==> flow/design.v <==
module riscv_pipe (
	input  wire        CLK,
	input  wire        RSTn,
	output wire [11:0] I_MEM_ADDR,
	input  wire [31:0] I_MEM_DI,
	output wire [11:0] D_MEM_ADDR,
	output wire [31:0] D_MEM_DOUT,
	input  wire [31:0] D_MEM_DI,
	output wire        D_MEM_WEN,
	output wire        RF_WE,
	output wire [4:0]  RF_WA,
	output wire [31:0] RF_WD,
	output wire        HALT
);
	wire [4:0]  ra1, ra2;
	wire [31:0] rd1, rd2;
	RISCV_TOP core (
		.CLK         (CLK),
		.RSTn        (RSTn),
		.I_MEM_CSN   (),
		.I_MEM_DI    (I_MEM_DI),
		.I_MEM_ADDR  (I_MEM_ADDR),
		.D_MEM_CSN   (),
		.D_MEM_DI    (D_MEM_DI),
		.D_MEM_DOUT  (D_MEM_DOUT),
		.D_MEM_ADDR  (D_MEM_ADDR),
		.D_MEM_WEN   (D_MEM_WEN),
		.D_MEM_BE    (),
		.RF_WE       (RF_WE),
		.RF_RA1      (ra1),
		.RF_RA2      (ra2),
		.RF_WA1      (RF_WA),
		.RF_RD1      (rd1),
		.RF_RD2      (rd2),
		.RF_WD       (RF_WD),
		.HALT        (HALT),
		.OUTPUT_PORT ()
	);
	REG_FILE #(
		.DWIDTH (32),
		.MDEPTH (32),
		.AWIDTH (5)
	) rf (
		.CLK  (CLK),
		.WE   (RF_WE),
		.RSTn (RSTn),
		.RA1  (ra1),
		.RA2  (ra2),
		.WA   (RF_WA),
		.WD   (RF_WD),
		.RD1  (rd1),
		.RD2  (rd2)
	);
endmodule
module RISCV_TOP (
	input wire CLK,
	input wire RSTn,
	output wire I_MEM_CSN,
	input wire [31:0] I_MEM_DI, 
	output reg [11:0] I_MEM_ADDR, 
	output wire D_MEM_CSN,
	input wire [31:0] D_MEM_DI,
	output wire [31:0] D_MEM_DOUT,
	output wire [11:0] D_MEM_ADDR, 
	output wire D_MEM_WEN,
	output wire [3:0] D_MEM_BE,
	output wire RF_WE,
	output wire [4:0] RF_RA1,
	output wire [4:0] RF_RA2,
	output wire [4:0] RF_WA1,
	input wire [31:0] RF_RD1,
	input wire [31:0] RF_RD2,
	output wire [31:0] RF_WD,
	output wire HALT,                    
	output wire [31:0] OUTPUT_PORT       
	);
	assign OUTPUT_PORT = RF_WD;
	reg [11:0] pc;
	reg [11:0] pc1;
	reg [11:0] pc2;
	wire [11:0] Added_pc;
	reg [11:0] Added_pc1;
	reg [11:0] Added_pc2;
	reg [31:0] Added_pc3;
	reg [11:0] nxt_pc;
	reg [31:0] inst;	
	reg [4:0] rd1;
	reg [4:0] rd2;
	reg [4:0] rd3;
	reg [31:0] immed;
	reg [11:0] immed1;	
	reg [31:0] A;
	reg [31:0] B;
	reg [31:0] rt1;
	reg [31:0] rt2;
	reg [31:0] result;
	reg [31:0] ALUOut;
	reg [31:0] preMEMOut;
	reg [31:0] MEMOut;
	reg [1:0] PCSrc;
	reg RegWrite1;
	reg RegWrite2;
	reg RegWrite; 
	reg [2:0] ASrc;
	reg [2:0] BSrc;
	reg [1:0] rtSrc;
	reg [3:0] ALUOP;
	reg [1:0] MEMOutSrc1;
	reg [1:0] MEMOutSrc;
	reg JAL;
	reg JAL1;
	reg JALR;
	reg JALR1;
	reg Branch;
	reg MEMWrite1;
	reg MEMWrite;
	reg LW;
	reg Stall;
	reg Finish;
	reg NOP1;
	reg NOP2;
	reg NOP3;
	reg NOP;
	assign HALT = ((inst == 32'h00008067) && (Finish == 1'b1))? 1'b1 : 1'b0;
	always @(posedge CLK) begin
		if (RSTn == 1'b0) pc <= 12'b0;
		else if (Stall == 1'b1) pc <= pc;
		else pc <= nxt_pc;
	end
	always @(posedge CLK) begin
		if (Stall == 1'b1) pc1 <= pc1;
		else pc1 <= pc;
	end
	always @(posedge CLK) begin
		pc2 <= pc1;
	end
	always @(posedge CLK) begin
		immed1 <= immed[11:0];
	end
	assign Added_pc = pc + 4;
	always @(posedge CLK) begin
		if (Stall == 1'b1) Added_pc1 <= Added_pc1;
		else Added_pc1 <= Added_pc;
	end
	always @(posedge CLK) begin
		Added_pc2 <= Added_pc1;
	end
	always @(posedge CLK) begin
		Added_pc3 <= {{21{Added_pc2[11]}},Added_pc2[10:0]};
	end
	always @(*) begin
		if ((JAL1 == 1'b1) || ((Branch == 1'b1) && (result[0] == 1'b1))) PCSrc = 2'b01;
		else if (JALR1 == 1'b1) PCSrc = 2'b10;
		else PCSrc = 2'b00;
	end
	always @(*) begin
		case (PCSrc)
			2'b01: nxt_pc = pc2 + immed1;
			2'b10: nxt_pc = result[11:0];
			default: nxt_pc = Added_pc;
		endcase
	end
	always @(*) I_MEM_ADDR = pc;
	assign I_MEM_CSN = ~RSTn;
	always @(posedge CLK) begin
		if (RSTn == 1'b0) begin
			inst <= 32'h00000013;
			NOP1 <= 1'b1;
		end
		else if ((JAL == 1'b1) || (JALR == 1'b1) || (JAL1 == 1'b1) || (JALR1 == 1'b1) || ((Branch == 1'b1) && (result[0] == 1'b1))) begin
			inst <= 32'h00000013;
			NOP1 <= 1'b1;
		end
		else if (Stall == 1'b1) begin
			inst <= inst;
			NOP1 <= NOP1;
		end
		else begin
			inst <= I_MEM_DI;
			NOP1 <= 1'b0;
		end
	end
	assign RF_RA1 = inst[19:15];
	assign RF_RA2 = inst[24:20];
	always @(posedge CLK) begin
		rd1 <= inst[11:7];
	end
	always @(posedge CLK) begin
		rd2 <= rd1;
	end
	always @(posedge CLK) begin
		rd3 <= rd2;
	end
	assign RF_WA1 = rd3;
	assign RF_WD = MEMOut;
	always @(*) begin
		if (((inst[6:0] == 7'b0010011) && (inst[14:12] != 3'b101) && (inst[14:12] != 3'b001)) || (inst[6:0] == 7'b0000011) || (inst[6:0] == 7'b1100111)) 
			immed = {{21{inst[31]}},inst[30:20]};
		else if (inst[6:0] == 7'b1100011) 
			immed = {{20{inst[31]}},inst[7],inst[30:25],inst[11:8],1'b0};
		else if (inst[6:0] == 7'b0100011) 
			immed = {{21{inst[31]}},inst[30:25],inst[11:8],inst[7]};
		else if (inst[6:0] == 7'b1101111) 
			immed = {{12{inst[31]}},inst[19:12],inst[20],inst[30:21],1'b0};
		else if ((inst[6:0] == 7'b0010011) && ((inst[14:12] == 3'b101) || (inst[14:12] == 3'b001))) 
			immed = {{28{inst[24]}},inst[23:20]};
		else 
			immed = {32{1'b0}};
	end
	assign RF_WE = RegWrite;
	always @(posedge CLK) begin
		if (RSTn == 1'b0) RegWrite2 <= 1'b0;
		else RegWrite2 <= RegWrite1;
	end
	always @(posedge CLK) begin
		if (RSTn == 1'b0) RegWrite <= 1'b0;
		else RegWrite <= RegWrite2;
	end
	always @(posedge CLK) begin
		if (RSTn == 1'b0) RegWrite1 <= 1'b0;
		else if ((inst[6:0] == 7'b1100011) || (inst[6:0] == 7'b0100011) || ((Branch == 1'b1) && (result[0] == 1'b1)) || (Stall == 1'b1)) RegWrite1 <= 1'b0;
		else RegWrite1 <= 1'b1;
	end
	always @(*) begin
		if (inst[6:0] == 7'b1100111) JALR = 1'b1;
		else JALR = 1'b0;
	end
	always @(posedge CLK) begin
		if ((RSTn == 1'b0) || ((Branch == 1'b1) && (result[0] == 1'b1)) || (Stall == 1'b1)) JALR1 <=1'b0;
		else JALR1 <= JALR;
	end
	always @(*) begin
		if (inst[6:0] == 7'b1101111) JAL = 1'b1;
		else JAL = 1'b0;
	end
	always @(posedge CLK) begin
		if ((RSTn == 1'b0) || ((Branch == 1'b1) && (result[0] == 1'b1)) || (Stall == 1'b1)) JAL1 <=1'b0;
		else JAL1 <= JAL;
	end
	always @(posedge CLK) begin
		if ((RSTn == 1'b1) && (inst[6:0] == 7'b1100011) && ((Branch == 1'b0) || (result[0] == 1'b0)) && (Stall == 1'b0)) Branch <= 1'b1;
		else Branch <= 1'b0;
	end
	always @(posedge CLK) begin
		if ((RSTn == 1'b1) && (inst[6:0] == 7'b0000011) && ((Branch == 1'b0) || (result[0] == 1'b0)) && (Stall == 1'b0)) LW <= 1'b1;
		else LW <= 1'b0;
	end
	always @(posedge CLK) begin
		if ((RSTn == 1'b1) && (inst == 32'h00c00093) && ((Branch == 1'b0) || (result[0] == 1'b0)) && (Stall == 1'b0)) Finish <= 1'b1;
		else Finish <= 1'b0;
	end
	always @(posedge CLK) begin
		if ((RSTn == 1'b0) || ((Branch == 1'b1) && (result[0] == 1'b1)) || (Stall == 1'b1)) NOP2 <= 1'b1;
		else NOP2 <= NOP1;
	end
	always @(posedge CLK) begin
		NOP3 <= NOP2;
	end
	always @(posedge CLK) begin
		NOP <= NOP3;
	end
	always @(*) begin
		if ((RegWrite1 == 1'b1) && (inst[19:15] == rd1) && (inst[19:15] != 5'b00000) && (inst[6:0] != 7'b1101111) && (LW == 1'b1)) Stall = 1'b1;
		else if ((RegWrite1 == 1'b1) && (inst[24:20] == rd1) && (inst[24:20] != 5'b00000) && ((inst[6:0] == 7'b0100011) || (inst[6:0] == 7'b0110011) || (inst[6:0] == 7'b1100011)) && (LW == 1'b1)) Stall = 1'b1;
		else Stall = 1'b0;
	end
	always @(*) begin
		if ((RegWrite1 == 1'b1) && (inst[19:15] == rd1) && (inst[19:15] != 5'b00000) && (inst[6:0] != 7'b1101111) && (JAL1 != 1'b1) && (JALR1 != 1'b1)) ASrc = 3'b001;
		else if ((RegWrite2 == 1'b1) && (inst[19:15] == rd2) && (inst[19:15] != 5'b00000) && (inst[6:0] != 7'b1101111)) ASrc = 3'b010;
		else if ((RegWrite == 1'b1) && (inst[19:15] == rd3) && (inst[19:15] != 5'b00000) && (inst[6:0] != 7'b1101111)) ASrc = 3'b011;
		else if((RegWrite1 == 1'b1) && (inst[19:15] == rd1) && (inst[19:15] != 5'b00000) && (inst[6:0] != 7'b1101111) && ((JAL1 == 1'b1) || (JALR1 == 1'b1))) ASrc = 3'b100;
		else ASrc = 3'b000;
	end
	always @(*) begin
		if ((RegWrite1 == 1'b1) && (inst[24:20] == rd1) && (inst[24:20] != 5'b00000) && ((inst[6:0] == 7'b0110011) || (inst[6:0] == 7'b1100011)) && (JAL1 != 1'b1) && (JALR1 != 1'b1)) BSrc = 3'b010;
		else if ((RegWrite2 == 1'b1) && (inst[24:20] == rd2) && (inst[24:20] != 5'b00000) && ((inst[6:0] == 7'b0110011) || (inst[6:0] == 7'b1100011))) BSrc = 3'b011;
		else if ((RegWrite == 1'b1) && (inst[24:20] == rd3) && (inst[24:20] != 5'b00000) && ((inst[6:0] == 7'b0110011) || (inst[6:0] == 7'b1100011))) BSrc = 3'b100;
		else if ((RegWrite1 == 1'b1) && (inst[24:20] == rd1) && (inst[24:20] != 5'b00000) && ((inst[6:0] == 7'b0110011) || (inst[6:0] == 7'b1100011)) && ((JAL1 == 1'b1) || (JALR1 == 1'b1))) BSrc = 3'b101;
		else if ((inst[6:0] == 7'b0110011) || (inst[6:0] == 7'b1100011)) BSrc = 3'b000;
		else BSrc = 3'b001;	
	end
	always @(*) begin
		if ((RegWrite1 == 1'b1) && (inst[24:20] == rd1) && (inst[24:20] != 5'b00000)) rtSrc = 2'b01;
		else if ((RegWrite2 == 1'b1) && (inst[24:20] == rd2) && (inst[24:20] != 5'b00000)) rtSrc = 2'b10;
		else if ((RegWrite == 1'b1) && (inst[24:20] == rd3) && (inst[24:20] != 5'b00000)) rtSrc = 2'b11;
		else rtSrc = 2'b00;	
	end
	always @(posedge CLK) begin
		case (ASrc)
			3'b000: A <= RF_RD1;		
			3'b001: A <= result;
			3'b010: A <= preMEMOut;
			3'b011: A <= MEMOut;
			default: A <= Added_pc2;
		endcase
	end
	always @(posedge CLK) begin
		case (BSrc)
			3'b000: B <= RF_RD2;	
			3'b001: B <= immed;		
			3'b010: B <= result;
			3'b011: B <= preMEMOut;
			3'b100: B <= MEMOut;
			default: B <= Added_pc2;
		endcase
	end
	always @(posedge CLK) begin
		case (rtSrc)
			2'b00: rt1 <= RF_RD2;		
			2'b01: rt1 <= result;
			2'b10: rt1 <= preMEMOut;
			default: rt1 <= MEMOut;
		endcase
	end
	always @(posedge CLK) begin
		rt2 <= rt1;
	end
	always @(posedge CLK) begin
		if ((inst[6:0] == 7'b1101111) || (inst[6:0] == 7'b0000011) || (inst[6:0] == 7'b0100011) || ((inst[6:0] == 7'b0110011) && (inst[14:12] == 3'b000) && (inst[30] == 1'b0)) || ((inst[6:0] == 7'b0010011) && (inst[14:12] == 3'b000)))              
			ALUOP <= 4'b0000;
		else if ((inst[6:0] == 7'b0110011) && (inst[14:12] == 3'b000)  && (inst[30] == 1'b1))
			ALUOP <= 4'b0001;
		else if (((inst[6:0] == 7'b0110011) && (inst[14:12] == 3'b111)) || ((inst[6:0] == 7'b0010011) && (inst[14:12] == 3'b111))) 
			ALUOP <= 4'b0010;
		else if (((inst[6:0] == 7'b0110011) && (inst[14:12] == 3'b110)) || ((inst[6:0] == 7'b0010011) && (inst[14:12] == 3'b110))) 
			ALUOP <= 4'b0011;
		else if (((inst[6:0] == 7'b0110011) && (inst[14:12] == 3'b100)) || ((inst[6:0] == 7'b0010011) && (inst[14:12] == 3'b100))) 
			ALUOP <= 4'b0100;
		else if (((inst[6:0] == 7'b0110011) && (inst[14:12] == 3'b010)) || ((inst[6:0] == 7'b0010011) && (inst[14:12] == 3'b010)) || ((inst[6:0] == 7'b1100011) && (inst[14:12] == 3'b100))) 
			ALUOP <= 4'b0101;
		else if (((inst[6:0] == 7'b0110011) && (inst[14:12] == 3'b011)) || ((inst[6:0] == 7'b0010011) && (inst[14:12] == 3'b011)) || ((inst[6:0] == 7'b1100011) && (inst[14:12] == 3'b110))) 
			ALUOP <= 4'b0110;
		else if (((inst[6:0] == 7'b0110011) && (inst[14:12] == 3'b101) && (inst[30] == 1'b1)) || ((inst[6:0] == 7'b0010011) && (inst[14:12] == 3'b101) && (inst[30] == 1'b1)))              
			ALUOP <= 4'b0111;
		else if (((inst[6:0] == 7'b0110011) && (inst[14:12] == 3'b101) && (inst[30] == 1'b0)) || ((inst[6:0] == 7'b0010011) && (inst[14:12] == 3'b101) && (inst[30] == 1'b0)))              
			ALUOP <= 4'b1000;
		else if (((inst[6:0] == 7'b0110011) && (inst[14:12] == 3'b001)) || ((inst[6:0] == 7'b0010011) && (inst[14:12] == 3'b001)))              
			ALUOP <= 4'b1001;
		else if ((inst[6:0] == 7'b1100011) && (inst[14:12] == 3'b000)) 
			ALUOP <= 4'b1010;
		else if ((inst[6:0] == 7'b1100011) && (inst[14:12] == 3'b001)) 
			ALUOP <= 4'b1011;
		else if ((inst[6:0] == 7'b1100011) && (inst[14:12] == 3'b101)) 
			ALUOP <= 4'b1100;
		else if ((inst[6:0] == 7'b1100011) && (inst[14:12] == 3'b111)) 
			ALUOP <= 4'b1101;
		else if (inst[6:0] == 7'b1100111)
			ALUOP <= 4'b1110;
		else 
			ALUOP <= 4'b1111;
	end
	always @(*) begin
		case (ALUOP)
			4'b0000 : result = A + B;
			4'b0001 : result = A - B;
			4'b0010 : result = A & B;
			4'b0011 : result = A | B;
			4'b0100 : result = A ^ B;
			4'b0101 : result = $signed(A) < $signed(B);
			4'b0110 : result = A < B;
			4'b0111 : result = $signed(A) >>> B[4:0];
			4'b1000 : result = A >> B[4:0];
			4'b1001 : result = A << B[4:0];
			4'b1010 : result = A == B;
			4'b1011 : result = A != B;
			4'b1100 : result = $signed(A) >= $signed(B);
			4'b1101 : result = A >= B;
			4'b1110 : result = (A + B) & 32'hfffffffe;
			default : result = 0;
		endcase
	end
	always @(posedge CLK) begin
		ALUOut <= result;
	end
	assign D_MEM_ADDR = ALUOut[11:0];
	assign D_MEM_DOUT = rt2;
	assign D_MEM_CSN = ~RSTn;
	assign D_MEM_WEN = ~MEMWrite;
	assign D_MEM_BE = 4'b1111;
	always @(posedge CLK) begin
		if ((RSTn == 1'b1) && (inst[6:0] == 7'b0100011) && ((Branch == 1'b0) || (result[0] == 1'b0)) && (Stall == 1'b0)) MEMWrite1 <= 1'b1;
		else MEMWrite1 <= 1'b0;
	end
	always @(posedge CLK) begin
		if (RSTn == 1'b0) MEMWrite <= 1'b0;
		else MEMWrite <= MEMWrite1;
	end
	always @(posedge CLK)begin
		if ((inst[6:0] == 7'b1101111) || (inst[6:0] == 7'b1100111)) MEMOutSrc1 <= 2'b10;
		else if (inst[6:0] == 7'b0000011) MEMOutSrc1 <= 2'b01;
		else MEMOutSrc1 <= 2'b00;
	end 
	always @(posedge CLK) begin
		MEMOutSrc <= MEMOutSrc1;
	end
	always @(*) begin
		case (MEMOutSrc)
			2'b00: preMEMOut = ALUOut;		
			2'b01: preMEMOut = D_MEM_DI;
			default: preMEMOut = Added_pc3;
		endcase
	end
	always @(posedge CLK) begin
		MEMOut <= preMEMOut;
	end
endmodule 
module REG_FILE #(
	parameter DWIDTH = 32,
	parameter MDEPTH = 32,
	parameter AWIDTH = 5
)  (
	input wire CLK,
	input wire WE,
	input wire RSTn,
	input wire [AWIDTH-1:0] RA1, RA2, WA,
	input wire [DWIDTH-1:0] WD,
	output wire [DWIDTH-1:0] RD1, RD2
);
	reg [DWIDTH-1:0] RF [MDEPTH-1:0];
	assign RD1 = RF[RA1];
	assign RD2 = RF[RA2];
	always @(posedge CLK)
	begin
		if (~RSTn)
    		begin
			RF[0] <= 32'b0;
			RF[2] <= 32'hF00;
			RF[3] <= 32'h100;
			RF[1] <= 32'b0;
			RF[4] <= 32'b0;
			RF[5] <= 32'b0;
			RF[6] <= 32'b0;
			RF[7] <= 32'b0;
			RF[8] <= 32'b0;
			RF[9] <= 32'b0;
			RF[10] <= 32'b0;
			RF[11] <= 32'b0;
			RF[12] <= 32'b0;
			RF[13] <= 32'b0;
			RF[14] <= 32'b0;
			RF[15] <= 32'b0;
			RF[16] <= 32'b0;
			RF[17] <= 32'b0;
			RF[18] <= 32'b0;
			RF[19] <= 32'b0;
			RF[20] <= 32'b0;
			RF[21] <= 32'b0;
			RF[22] <= 32'b0;
			RF[23] <= 32'b0;
			RF[24] <= 32'b0;
			RF[25] <= 32'b0;
			RF[26] <= 32'b0;
			RF[27] <= 32'b0;
			RF[28] <= 32'b0;
			RF[29] <= 32'b0;
			RF[30] <= 32'b0;
			RF[31] <= 32'b0;
		end
		else if(WE && (WA != {AWIDTH{1'b0}}))
		begin
        		RF[WA] <= WD;
    		end
	end
endmodule
Ticket comment

### Step by step through the tools: riscv_pipe

Each step is given for the RTL above and for the edited RTL.
"unedited" refers to lines of the RTL above, "edited" to lines of the edited file.
"change" is "edited" less "unedited", of the values as shown; "rel. change" is that difference over "unedited", in percent.
Cell names lack the library's common part.
The mark -- stands for no value.

* top module: riscv_pipe
* clock: CLK
* standard-cell library: sky130hd
* timing corner: tt_025C_1v80

### The edit

Unified diff, file above to edited file.
The edited RTL no longer does the same as the RTL above: the edit was made by script, with no optimisation intended.

```diff
@@ -364,5 +364,5 @@
 			4'b1010 : result = A == B;
 			4'b1011 : result = A != B;
-			4'b1100 : result = $signed(A) >= $signed(B);
+			4'b1100 : result = $signed(A) == $signed(B);
 			4'b1101 : result = A >= B;
 			4'b1110 : result = (A + B) & 32'hfffffffe;
```

### Word level

Yosys after proc, flatten, opt, wreduce and memory -nomap, before mapping. Print and check cells are not counted.
Yosys's memory passes give these memory sizes; they may raise the number of words (mostly to a power of two), join words into wider ones and drop unused or constant bits.

Cells by class
* multiplexer cells: unedited 61, edited 61, change 0, rel. change 0.00%
* bitwise gates (word level): unedited 11, edited 11, change 0, rel. change 0.00%
* magnitude comparators: unedited 4, edited 3, change -1, rel. change -25.00%
* add/subtract/negate cells: unedited 4, edited 4, change 0, rel. change 0.00%
* shifts and indexed selects: unedited 3, edited 3, change 0, rel. change 0.00%
* reduce/logical cells: unedited 119, edited 119, change 0, rel. change 0.00%
* eq/ne operators: unedited 53, edited 54, change +1, rel. change +1.89%

Operator list
* 32-bit greater-or-equal comparator: unedited 2, edited 1, change -1, rel. change -50.00%
* 32-bit equality test: unedited 1, edited 2, change +1, rel. change +100.00%

Unchanged operator kinds not shown: 53.

Bit counts
* register bits after elaboration: unedited 341, edited 341, change 0, rel. change 0.00%
* output and inout bits: unedited 96, edited 96, change 0, rel. change 0.00%
* memories: unedited 1, edited 1, change 0, rel. change 0.00%
* bits of input ports: unedited 66, edited 66, change 0, rel. change 0.00%
* word-level cells: unedited 289, edited 289, change 0, rel. change 0.00%
* RAM bits: unedited 1024, edited 1024, change 0, rel. change 0.00%

### Logic depth

Depth = most cells in a row (Yosys ltp): at word level without a register or memory, in the mapped netlist without a sequential cell, where the memories' decode and read muxes count.

Logic depth
* word-level depth: unedited 15, edited 15, change 0, rel. change 0.00%
* ABC_AREA: unedited 0, edited 0
* mapped depth: unedited 19, edited 19, change 0, rel. change 0.00%
* gate-level depth less buffers: unedited 14, edited 14, change 0, rel. change 0.00%

### Mapped cells and area

The flow's flattened synthesis, as Yosys stat reports it; memories are mapped. The netlist is that of the ABC_AREA named above (0 if unset); the other value can give another one.

Cells by type
* o21ai_0: unedited 148, edited 218, change +70, rel. change +47.30%
* mux2i_1: unedited 80, edited 135, change +55, rel. change +68.75%
* a211oi_1: unedited 76, edited 39, change -37, rel. change -48.68%
* a222oi_1: unedited 32, edited 3, change -29, rel. change -90.62%
* inv_1: unedited 128, edited 150, change +22, rel. change +17.19%
* a22oi_1: unedited 21, edited 43, change +22, rel. change +104.76%
* a221oi_1: unedited 24, edited 41, change +17, rel. change +70.83%
* clkbuf_1: unedited 437, edited 452, change +15, rel. change +3.43%
* a31oi_1: unedited 32, edited 18, change -14, rel. change -43.75%
* a21oi_1: unedited 236, edited 249, change +13, rel. change +5.51%
* nor2_1: unedited 303, edited 315, change +12, rel. change +3.96%
* a21o_1: unedited 41, edited 30, change -11, rel. change -26.83%
* or3_1: unedited 15, edited 25, change +10, rel. change +66.67%
* mux2_2: unedited 59, edited 51, change -8, rel. change -13.56%
* nor2b_1: unedited 38, edited 30, change -8, rel. change -21.05%
* a221o_1: unedited 18, edited 10, change -8, rel. change -44.44%
* a211o_1: unedited 14, edited 6, change -8, rel. change -57.14%
* nand2b_1: unedited 13, edited 21, change +8, rel. change +61.54%

Unchanged cell types not shown: 13.
Not every row of either side is listed.

Mapped netlist
* buffers: unedited 572, edited 570, change -2, rel. change -0.35%
* flip-flop cells: unedited 1382, edited 1382, change 0, rel. change 0.00%
* cell area after synthesis (um^2): unedited 76254.4, edited 76657.3, change +402.9, rel. change +0.53%
* standard cells after synthesis: unedited 5829, edited 5960, change +131, rel. change +2.25%
* sequential area (um^2): unedited 38136.6, edited 38136.6, change 0.0, rel. change 0.00%

By module: a second synthesis without flattening, with its own total; a netlist apart from the flattened one above.

Unflattened totals
* cells (unflattened synthesis): unedited 7287, edited 7366, change +79, rel. change +1.08%
* area (unflattened synthesis) (um^2): unedited 77827.1, edited 77998.6, change +171.5, rel. change +0.22%

Rows give one instance, submodules left out.

By module, unedited
* REG_FILE: area 55649.6 um^2, cells 4610, instances 1, seq. area 30749.5 um^2
* RISCV_TOP: area 22177.5 um^2, cells 2677, instances 1, seq. area 7186.9 um^2
* riscv_pipe: area 0.0 um^2, cells 0, instances 1, seq. area 0.0 um^2

By module, edited
* REG_FILE: area 55649.6 um^2, cells 4610, instances 1, seq. area 30749.5 um^2
* RISCV_TOP: area 22348.9 um^2, cells 2756, instances 1, seq. area 7186.9 um^2
* riscv_pipe: area 0.0 um^2, cells 0, instances 1, seq. area 0.0 um^2

### Path before layout

Path of least setup slack by OpenSTA after synthesis, without wires, with an ideal clock, recovery checks aside; 20% of the period is set as input and as output delay. Where synthesis merged equal registers, the netlist keeps one of their names.

Path after synthesis
* path type: unedited input to register, edited register to register
* start point: unedited in RSTn, edited reg core.B[1]
* end point: unedited mem rf.RF[30][0], edited reg core.pc[4]
* input delay (ns): unedited 1.300
* slack (ns): unedited 1.935, edited 1.804, change -0.131
* buffers on the path: unedited 2, edited 5, change +3, rel. change +150.00%
* launch time at the first pin (ns): unedited 1.300, edited 0.000, change -1.300, rel. change -100.00%
* path delay (ns): unedited 3.265, edited 4.696, change +1.431, rel. change +43.83%
* required time (ns): unedited 6.034, edited 6.339, change +0.305, rel. change +5.05%
* period (ns): unedited 6.5, edited 6.5, change 0.0, rel. change 0.00%
* library setup time (ns): unedited 0.466, edited 0.161, change -0.305
* arrival time (ns): unedited 4.099, edited 4.535, change +0.436, rel. change +10.64%
* driving pins on the path: unedited 4, edited 17, change +13, rel. change +325.00%
* synthesis period reached (ns): unedited 4.565, edited 4.696, change +0.131, rel. change +2.87%

"path delay" = arrival - input delay + setup time.
"driving pins on the path": output pins that drive a net of the path, with the launching flip-flop's if there is one; two outputs of one cell count as two.
"synthesis period reached" is the clock period less the worst setup slack; recovery checks do not enter. This is arithmetic on one report: input and output delays are still those of the set period (20% each).
Between the ends stands the longest chain of elaborated cells between them, by number of cells; it is not shown to be the way that was timed. Of several equally long chains one is given.
A line is the first line of the expression or statement that the cell stems from. Yosys adds cells for indexed reads and writes and turns some case tables into memories.
A register here has more assigning lines than the two given.
unedited: The path ends at the enable pin of a flip-flop; only ways to that pin are counted.

Between the ends, after synthesis, unedited:
* cell sequence: nand4b_1 > clkbuf_1 > clkbuf_1 > o21ai_0
* length of the longest elaborated chain: 1
* elaborated cells on any way between the ends: 3
* RTL lines with such cells: 1
* those cells by class: mux (3)

RTL lines, path after synthesis, unedited
* from (decl): line 3 `input wire RSTn,`
* 5-bit two-way mux: line 424 `if (~RSTn)`
* to (decl): line 419 `reg [DWIDTH-1:0] RF [MDEPTH-1:0];`

Between the ends, after synthesis, edited:
* cell sequence: dfxtp_1 > buf_2 > clkinv_1 > buf_2 > buf_2 > buf_1 > fa_1 > nor3b_1 > o311ai_0 > nand2_1 > a211o_1 > o211a_1 > or4_1 > buf_2 > a21o_1 > a222oi_1 > o32ai_1
* length of the longest elaborated chain: 7
* elaborated cells on any way between the ends: 18
* those cells by class: add/sub (2); compare (3); eq/ne (5); shift (3); mux (3); reduce/logical (2)

RTL lines, path after synthesis, edited
* from (decl): line 93 `reg [31:0] B;`
* from (assign): line 300 `3'b001: B <= immed;`
* from (assign): line 301 `3'b010: B <= result;`
* 32-bit greater-or-equal comparator: line 367 `4'b1101 : result = A >= B;`
* 32-bit case mux with 15-bit select: line 353 `case (ALUOP)`
* 1-bit logical AND: line 152 `if ((JAL1 == 1'b1) || ((Branch == 1'b1) && (result[0] == 1'b1))) PCSrc = 2'b01;`
* 1-bit logical OR: line 152
* 2-bit two-way mux: line 152
* 2-bit equality test: line 157 `case (PCSrc)`
* 12-bit case mux with 2-bit select: line 157
* to (assign): line 127 `else if (Stall == 1'b1) pc <= pc;`
* to (assign): line 128 `else pc <= nxt_pc;`
* to (decl): line 78 `reg [11:0] pc;`

Some nets on the timed path still bear RTL names; the line given drives or declares the net.

Nets with RTL names, path after synthesis, edited (line)
* core.result[0]: 353

### Worst path after layout

Path of least setup slack in the final report of the runs of pair 1 (OpenROAD, finished layout, wires in). Where an end is a register, its clock arrival counts in the times.

Path post-layout
* path type: unedited register to register, edited register to register
* start point: unedited reg core.B[0], edited reg core.B[2]
* end point: unedited reg core.pc[1], edited reg core.inst[0]
* driving pins on the path: unedited 13, edited 13, change 0, rel. change 0.00%
* buffers on the path: unedited 2, edited 1, change -1, rel. change -50.00%
* arrival time (ns): unedited 5.39, edited 5.65, change +0.26, rel. change +4.82%
* launch time at the first pin (ns): unedited 0.81, edited 0.78, change -0.03, rel. change -3.70%
* library setup time (ns): unedited 0.16, edited 0.11, change -0.05
* period (ns): unedited 5.3, edited 5.3, change 0.0, rel. change 0.00%
* slack (ns): unedited 0.56, edited 0.33, change -0.23
* required time (ns): unedited 5.95, edited 5.98, change +0.03, rel. change +0.50%

Between the ends stands the longest chain of elaborated cells between them, by number of cells; it is not shown to be the way that was timed. Of several equally long chains one is given.
A register here has more assigning lines than the two given.

Between the ends, post-layout, unedited:
* cell sequence: dfxtp_2 > buf_4 > buf_4 > mux4_1 > mux2_2 > and4_1 > nor4_1 > nand4b_1 > a21oi_2 > a21boi_2 > or2_1 > a2111oi_0 > a311oi_1
* length of the longest elaborated chain: 7
* elaborated cells on any way between the ends: 21
* those cells by class: add/sub (2); compare (4); eq/ne (4); shift (3); mux (3); logic (3); reduce/logical (2)

RTL lines, path post-layout, unedited
* from (decl): line 93 `reg [31:0] B;`
* from (assign): line 300 `3'b001: B <= immed;`
* from (assign): line 301 `3'b010: B <= result;`
* 32-bit greater-or-equal comparator: line 367 `4'b1101 : result = A >= B;`
* 32-bit case mux with 15-bit select: line 353 `case (ALUOP)`
* 1-bit logical AND: line 152 `if ((JAL1 == 1'b1) || ((Branch == 1'b1) && (result[0] == 1'b1))) PCSrc = 2'b01;`
* 1-bit logical OR: line 152
* 2-bit two-way mux: line 152
* 2-bit equality test: line 157 `case (PCSrc)`
* 12-bit case mux with 2-bit select: line 157
* to (assign): line 127 `else if (Stall == 1'b1) pc <= pc;`
* to (assign): line 128 `else pc <= nxt_pc;`
* to (decl): line 78 `reg [11:0] pc;`

Between the ends, post-layout, edited:
* cell sequence: dfxtp_2 > clkinv_1 > ha_1 > nor3b_1 > o311ai_0 > nand2_1 > a211o_1 > o211a_1 > or4_1 > a21oi_4 > nand3_2 > buf_4 > nand3b_1
* length of the longest elaborated chain: 5
* elaborated cells on any way between the ends: 13
* those cells by class: compare (3); eq/ne (3); shift (3); mux (1); reduce/logical (3)

RTL lines, path post-layout, edited
* from (decl): line 93 `reg [31:0] B;`
* from (assign): line 300 `3'b001: B <= immed;`
* from (assign): line 301 `3'b010: B <= result;`
* 32-bit greater-or-equal comparator: line 367 `4'b1101 : result = A >= B;`
* 32-bit case mux with 15-bit select: line 353 `case (ALUOP)`
* 1-bit logical AND: line 170 `else if ((JAL == 1'b1) || (JALR == 1'b1) || (JAL1 == 1'b1) || (JALR1 == 1'b1) || ((Branch == 1'b1) && (result[ ...`
* 1-bit logical OR: line 170
* 2-bit OR reduction
* to (assign): line 171 `inst <= 32'h00000013;`
* to (assign): line 175 `inst <= inst;`
* to (decl): line 86 `reg [31:0] inst;`

### Layout results

Both versions went through the flow (Yosys, OpenROAD) with the same settings in each pair. Constraints: input delay and output delay 20% of the set period each, output load 0.01 pF.

Flow settings, pair 1:
* CORE_UTILIZATION: 40
* period_ns: 5.3
* CAP_MARGIN: 20
* CORE_MARGIN: 2
* SLEW_MARGIN: 20

Measured results, pair 1
* area of the standard cells in the finished layout (um^2): unedited 86965.9, edited 87624.0, change +658.1, rel. change +0.76%
* lowest setup slack (ns): unedited 0.565, edited 0.329, change -0.236
* reached clock period (ns): unedited 4.735, edited 4.971, change +0.236, rel. change +4.98%
* utilization (%): unedited 45.8, edited 46.0, change +0.2
* synthesis area (um^2): unedited 76254.4, edited 76657.3, change +402.9, rel. change +0.53%
* die area (um^2): unedited 194146.0, edited 195161.0, change +1015.0, rel. change +0.52%

Flow settings, pair 2:
* CAP_MARGIN: 40
* CELL_PAD_IN_SITES_DETAIL_PLACEMENT: 0
* CELL_PAD_IN_SITES_GLOBAL_PLACEMENT: 1
* CORE_ASPECT_RATIO: 1.94
* CORE_MARGIN: 5
* CORE_UTILIZATION: 48
* PLACE_DENSITY_LB_ADDON: 0.17
* SETUP_SLACK_MARGIN: 2.56
* period_ns: 8.72
* SLEW_MARGIN: 20

Measured results, pair 2
* area of the standard cells in the finished layout (um^2): unedited 85431.9, edited 86210.2, change +778.3, rel. change +0.91%
* lowest setup slack (ns): unedited 3.234, edited 3.221, change -0.013
* reached clock period (ns): unedited 5.486, edited 5.499, change +0.013, rel. change +0.24%
* utilization (%): unedited 54.2, edited 54.2, change 0.0
* synthesis area (um^2): unedited 76254.4, edited 76657.3, change +402.9, rel. change +0.53%
* die area (um^2): unedited 167375.0, edited 168236.0, change +861.0, rel. change +0.51%

"reached clock period" is the run's clock period less its worst setup slack. It is reckoned from that one timing run; input and output delays stay at 20% of the period that was set.
